==> flow/design.v <==
module aoc_solver_top #(
    parameter WIDTH    = 32,
    parameter HEIGHT   = 32,
    parameter LOG_SIZE = 10
) (
    input         clear,
    input         clock,
    input  [31:0] reg_wdata,
    input         reg_write_strobe,
    input  [3:0]  reg_addr,
    output [31:0] reg_rdata
);
    localparam LATENCY = WIDTH + 5;
    localparam CELLS   = WIDTH * HEIGHT;
    localparam [2:0] S_START    = 3'd0;
    localparam [2:0] S_LOAD     = 3'd1;
    localparam [2:0] S_PROCESS  = 3'd2;
    localparam [2:0] S_CHECK    = 3'd3;
    localparam [2:0] S_FINISHED = 3'd4;
    reg  [LOG_SIZE-1:0] ram_write_addr;
    wire ram_write_en = reg_write_strobe & (reg_addr == 4'd3);
    wire start        = reg_write_strobe & (reg_addr == 4'd0) & reg_wdata[0];
    always @(posedge clock)
        if (clear)
            ram_write_addr <= {LOG_SIZE{1'b0}};
        else if (reg_write_strobe & (reg_addr == 4'd2))
            ram_write_addr <= reg_wdata[LOG_SIZE-1:0];
    reg [2:0]          state;
    reg [LOG_SIZE-1:0] x_count, y_count, read_addr;
    reg [15:0]         total_removed;
    reg                has_changed;
    wire in_load      = (state == S_LOAD);
    wire in_process   = (state == S_PROCESS);
    wire enable_shift = in_load | in_process;
    reg mem [0:(1<<LOG_SIZE)-1];
    reg rd_q0, rd_q1, rd_q2;
    always @(posedge clock)
        if (clear) begin
            rd_q0 <= 1'b0;
            rd_q1 <= 1'b0;
            rd_q2 <= 1'b0;
        end else begin
            rd_q0 <= mem[read_addr];
            rd_q1 <= rd_q0;
            rd_q2 <= rd_q1;
        end
    wire row0 = rd_q2;
    reg [WIDTH-1:0] line1, line2;
    wire row1 = line1[WIDTH-1];
    wire row2 = line2[WIDTH-1];
    reg r0c1, r0c2, r1c1, r1c2, r2c1, r2c2;
    always @(posedge clock)
        if (clear) begin
            line1 <= {WIDTH{1'b0}};
            line2 <= {WIDTH{1'b0}};
            {r0c1, r0c2, r1c1, r1c2, r2c1, r2c2} <= 6'd0;
        end else if (enable_shift) begin
            line1 <= {line1[WIDTH-2:0], row0};
            line2 <= {line2[WIDTH-2:0], row1};
            r0c1 <= row0; r0c2 <= r0c1;
            r1c1 <= row1; r1c2 <= r1c1;
            r2c1 <= row2; r2c2 <= r2c1;
        end
    reg [LOG_SIZE-1:0] cur_x_pipe [0:LATENCY-2];
    reg [LOG_SIZE-1:0] cur_y_pipe [0:LATENCY-2];
    reg [LOG_SIZE-1:0] waddr_pipe [0:LATENCY-1];
    integer i;
    always @(posedge clock)
        if (clear) begin
            for (i = 0; i < LATENCY - 1; i = i + 1) begin
                cur_x_pipe[i] <= {LOG_SIZE{1'b0}};
                cur_y_pipe[i] <= {LOG_SIZE{1'b0}};
            end
            for (i = 0; i < LATENCY; i = i + 1)
                waddr_pipe[i] <= {LOG_SIZE{1'b0}};
        end else begin
            cur_x_pipe[0] <= x_count;
            cur_y_pipe[0] <= y_count;
            for (i = 1; i < LATENCY - 1; i = i + 1) begin
                cur_x_pipe[i] <= cur_x_pipe[i-1];
                cur_y_pipe[i] <= cur_y_pipe[i-1];
            end
            waddr_pipe[0] <= read_addr;
            for (i = 1; i < LATENCY; i = i + 1)
                waddr_pipe[i] <= waddr_pipe[i-1];
        end
    wire [LOG_SIZE-1:0] cur_x      = cur_x_pipe[LATENCY-2];
    wire [LOG_SIZE-1:0] cur_y      = cur_y_pipe[LATENCY-2];
    wire [LOG_SIZE-1:0] write_addr = waddr_pipe[LATENCY-1];
    wire is_left   = (cur_x == 0);
    wire is_right  = (cur_x == WIDTH - 1);
    wire is_top    = (cur_y == 0);
    wire is_bottom = (cur_y == HEIGHT - 1);
    wire n_ul = r2c2 & ~(is_top | is_left);
    wire n_u  = r2c1 & ~is_top;
    wire n_ur = row2 & ~(is_top | is_right);
    wire n_l  = r1c2 & ~is_left;
    wire n_r  = row1 & ~is_right;
    wire n_dl = r0c2 & ~(is_bottom | is_left);
    wire n_d  = r0c1 & ~is_bottom;
    wire n_dr = row0 & ~(is_bottom | is_right);
    wire [3:0] count_now = n_ul + n_u + n_ur + n_l + n_r + n_dl + n_d + n_dr;
    reg [3:0] neighbours_count;
    reg       center_delayed;
    always @(posedge clock)
        if (clear) begin
            neighbours_count <= 4'd0;
            center_delayed   <= 1'b0;
        end else if (enable_shift) begin
            neighbours_count <= count_now;
            center_delayed   <= r1c1;
        end
    wire remove    = in_process & center_delayed & (neighbours_count < 4'd4);
    wire advancing = in_load | (in_process & (read_addr < CELLS));
    wire                mem_we    = ram_write_en | remove;
    wire [LOG_SIZE-1:0] mem_waddr = remove ? write_addr : ram_write_addr;
    wire                mem_wdata = remove ? 1'b0 : reg_wdata[0];
    always @(posedge clock)
        if (mem_we)
            mem[mem_waddr] <= mem_wdata;
    always @(posedge clock)
        if (clear) begin
            state         <= S_START;
            x_count       <= {LOG_SIZE{1'b0}};
            y_count       <= {LOG_SIZE{1'b0}};
            read_addr     <= {LOG_SIZE{1'b0}};
            total_removed <= 16'd0;
            has_changed   <= 1'b0;
        end else begin
            if (advancing) begin
                read_addr <= read_addr + 1'b1;
                if (x_count == WIDTH - 1) begin
                    x_count <= {LOG_SIZE{1'b0}};
                    y_count <= y_count + 1'b1;
                end else
                    x_count <= x_count + 1'b1;
            end
            case (state)
                S_START:
                    if (start) begin
                        total_removed <= 16'd0;
                        read_addr     <= {LOG_SIZE{1'b0}};
                        x_count       <= {LOG_SIZE{1'b0}};
                        y_count       <= {LOG_SIZE{1'b0}};
                        has_changed   <= 1'b0;
                        state         <= S_LOAD;
                    end
                S_LOAD:
                    if (read_addr == LATENCY - 1)
                        state <= S_PROCESS;
                S_PROCESS: begin
                    if (remove) begin
                        has_changed   <= 1'b1;
                        total_removed <= total_removed + 16'd1;
                    end
                    if (write_addr == CELLS - 1)
                        state <= S_CHECK;
                end
                S_CHECK:
                    if (has_changed) begin
                        has_changed <= 1'b0;
                        read_addr   <= {LOG_SIZE{1'b0}};
                        x_count     <= {LOG_SIZE{1'b0}};
                        y_count     <= {LOG_SIZE{1'b0}};
                        state       <= S_LOAD;
                    end else
                        state <= S_FINISHED;
                default: ;
            endcase
        end
    wire done = (state == S_FINISHED);
    assign reg_rdata = (reg_addr == 4'd1) ? {total_removed, 15'd0, done} : 32'd0;
endmodule
# Step by step through the tools: aoc_solver_top
# What the tools print for aoc_solver_top, step after step.
# Lines are those of the file above, counted from 1.
# Library cell names are shortened.
# A cell with n/a has no value.
# design
design	aoc_solver_top
clock_port	clock
lib	sky130hd
corner	tt_025C_1v80

# Word-level counts
# Yosys after proc, flatten, opt, wreduce and memory -nomap, before mapping. Print and check cells are not counted. Equal cells are merged and count once.
# Yosys's memory passes give these memory sizes; they may raise the number of words (mostly to a power of two), join words into wider ones and drop unused or constant bits.
# word_totals
clocked_rd_ports_x_width	1
out_inout_bits	32
memories	1
regBits	1226
wordCells	228
ram_bits	1024
input_bits	39
# mem_list
name	size	width	read_ports	write_ports	line	source
mem	1024	1	1	1	35	reg mem [0:(1<<LOG_SIZE)-1];
# op_classes
add_sub_neg	11
reduce_and_logical	10
n_logic	30
equal	16
n_cmp	2
muxes	31
# ops
op	n
10-bit 2-to-1 mux	13
10-bit parallel mux with 2-bit select	3
16-bit parallel mux with 2-bit select	1
32-bit 2-to-1 mux	1
16-bit 2-to-1 mux	2
10-bit by 1-bit adder with 10-bit output (second input constant)	3
10-bit by 5-bit == test with 1-bit output (second input constant)	3
10-bit logical NOT	2
16-bit by 1-bit adder with 16-bit output (second input constant)	1
4-bit by 1-bit adder with 4-bit output	4
1-bit AND	15
3-bit parallel mux with 4-bit select	1
3-bit 2-to-1 mux	4
10-bit by 11-bit less-than comparator with 1-bit output (second input constant)	1
10-bit == test (second input constant)	1
10-bit by 6-bit == test with 1-bit output (second input constant)	1
1-bit inverter	8
2-bit inequality test (second input constant)	4
4-bit by 2-bit == test with 1-bit output (second input constant)	2
1-bit bitwise OR	7
3-bit by 2-bit == test with 1-bit output (second input constant)	2
3-bit AND reduction	2
1-bit 2-to-1 mux	5
3-bit by 1-bit adder with 4-bit output	1
4-bit by 1-bit == test with 1-bit output (second input constant)	1
4-bit by 3-bit less-than comparator with 1-bit output (second input constant)	1
4-bit logical NOT	1
4-bit AND reduction	1
# Other operator kinds: 9; their cells: 9.

# Logic depth
# Yosys ltp: most cells in a row. Word level: on the elaborated netlist, between registers, memories and ports. Mapped: between sequential cells and ports; inverters and the memories' decode and read muxes count.
# logic_depth
depth_word	11
ABC_AREA	0
depth_mapped	16
ltp_nobuf	16

# After synthesis
# Source: synth_stat.txt of the flow (Yosys; design flattened, memories mapped). It holds for the ABC_AREA given above (unset counts as 0); a run with the other value may have another netlist.
# types
cell	n	type_area_um2
edfxtp_1	1024	3.07E+04
dfxtp_1	1223	2.45E+04
nor2b_1	1089	6.81E+03
nor2_1	1127	4.23E+03
mux4_2	172	3.87E+03
clkbuf_1	334	1.25E+03
mux2i_1	121	1.21E+03
nand2_1	278	1.04E+03
mux2_2	69	776.995
a21oi_1	103	515.494
o221ai_1	40	350.336
mux4_1	9	236.477
buf_4	31	232.723
buf_6	19	213.955
buf_1	54	202.694
a221oi_1	22	192.685
and2_1	28	175.168
xnor2_1	18	157.651
# Not listed: further types 59, cells in them 369.
# mapped
ff_cells	2247
seq_area_mm2	0.055233
stdcells	6130
buf_cells	473
yosys_area_mm2	0.0792698

# Timing after synthesis
# OpenSTA on the mapped netlist: ideal clock, no wires. The path of least setup slack (recovery checks aside). Input and output delay are each 20% of the period. Register names are those of the netlist, which keeps one name where synthesis merged equal registers.
# synth_timing
kind	input-to-reg
from	input port reg_wdata[0]
to	memory mem[0]
arrival_ps	24582
setup_time_ps	4966
clock_period_ps	5000
input_delay_ps	1000
t_first_pin_ps	1000
path_delay_ps	28548
slack_ps	-24548
path_stages	2
required_ps	34
n_path_buf	0
period_less_setup_slack_ps	29548
# "path_delay_ps" = arrival - input delay + setup time.
# "path_stages" counts driving pins, that of a launching flip-flop among them; a cell with two outputs on the path counts twice.
# "period_less_setup_slack_ps" is the clock period less the worst setup slack; recovery checks do not enter. This is arithmetic on one report: input and output delays are still those of the set period (20% each).
# Between the ends stands the longest chain of elaborated cells between them, by number of cells; it is not shown to be the way that was timed. Of several equally long chains one is given.
# A line is the first line of the expression or statement that the cell stems from. Yosys adds cells for indexed reads and writes and turns some case tables into memories.
# synth_between
cell_sequence	inv_1 nor2_1
elab_chain_len	2
cells_between	2
lines_between	2
cone_classes	mux: 2
# synth_lines
element	line	source
from (decl)	8	input  [31:0] reg_wdata,
1-bit 2-to-1 mux	117	wire                mem_wdata = remove ? 1'b0 : reg_wdata[0];
1-bit 2-to-1 mux	119	if (mem_we)
to (decl)	35	reg mem [0:(1<<LOG_SIZE)-1];

# Timing after layout
# From the final timing report of job 2: the path of least setup slack in the routed layout; clock arrival at registers is part of the times.
# The report prints the path's times to 10 ps; the period is as set.
# layout_timing
kind	reg-to-reg
from	register read_addr[0]
to	register rd_q0
arrival_ps	4450
required_ps	4660
path_stages	11
setup_time_ps	150
n_path_buf	3
slack_ps	210
clock_period_ps	4000
t_first_pin_ps	850
# A register here has more assigning lines than the two given.
# layout_between
cell_sequence	dfxtp_4 buf_12 buf_12 buf_4 mux4_2 a22oi_1 nand3_1 nand2_1 a21oi_1 nor4_1 o31ai_1
# layout_lines
element	line	source
from (decl)	29	reg [LOG_SIZE-1:0] x_count, y_count, read_addr;
from (assign)	126	read_addr     <= {LOG_SIZE{1'b0}};
from (assign)	131	read_addr <= read_addr + 1'b1;
to (decl)	36	reg rd_q0, rd_q1, rd_q2;
# Chain of elaborated cells between the ends: none given.

# Record of 2 stored runs of the RTL-to-layout flow on aoc_solver_top, platform sky130hd. The runs are unordered. Constraints: input delay and output delay 20% of the set period each, output load 0.01 pF.
# "period_less_ws_ps" = clock period - worst setup slack. The figure is calculated, with input and output delays left at 20% of the set period.
# "worst_setup_path_time_ps" = time allowed to the worst setup path (clock period - input delay - output delay, where it has them) - its slack; a late launch clock adds to it, a late capture clock takes from it.
# "totalPower_uw" rests on the timing tool's default activity at the inputs, not on a simulated workload.
# "worst_setup_path_time_ps" is known to 10 ps.
# Among the settings, n/a means not set for that run.
# Among the results, n/a means that no value is shown for the run.
stored run	ABC_AREA	CELL_PAD_IN_SITES_DETAIL_PLACEMENT	CORE_ASPECT_RATIO	CORE_UTILIZATION	CTS_CLUSTER_SIZE	GPL_TIMING_DRIVEN	HOLD_SLACK_MARGIN	MAX_ROUTING_LAYER	PLACE_DENSITY	SETUP_SLACK_MARGIN	SLEW_MARGIN	TNS_END_PERCENT	period_ns	CAP_MARGIN	CORE_MARGIN	yosys.chip_area_mm2	final_stdcell_area_mm2	setup_tns_ps	worst_setup_path_time_ps	worst_path_kind	fin_hold_ws_ps	totalPower_uw	die_mm2	period_less_ws_ps	fin_util_pct	final_setup_ws_ps
job 1	1	2	1.07	67	11	0	0.18	met4	0.93	1.5	30	45	6.75	20	2	n/a	n/a	n/a	n/a	n/a	n/a	n/a	n/a	n/a	n/a	n/a
job 2	n/a	n/a	n/a	40	n/a	n/a	n/a	n/a	n/a	n/a	20	n/a	4.0	20	2	0.0792698	0.0908083	0	3790	reg-to-reg	415	45565	0.201749	3790	46.0	210
# Job 1: no final report: placement broke off with a tool error
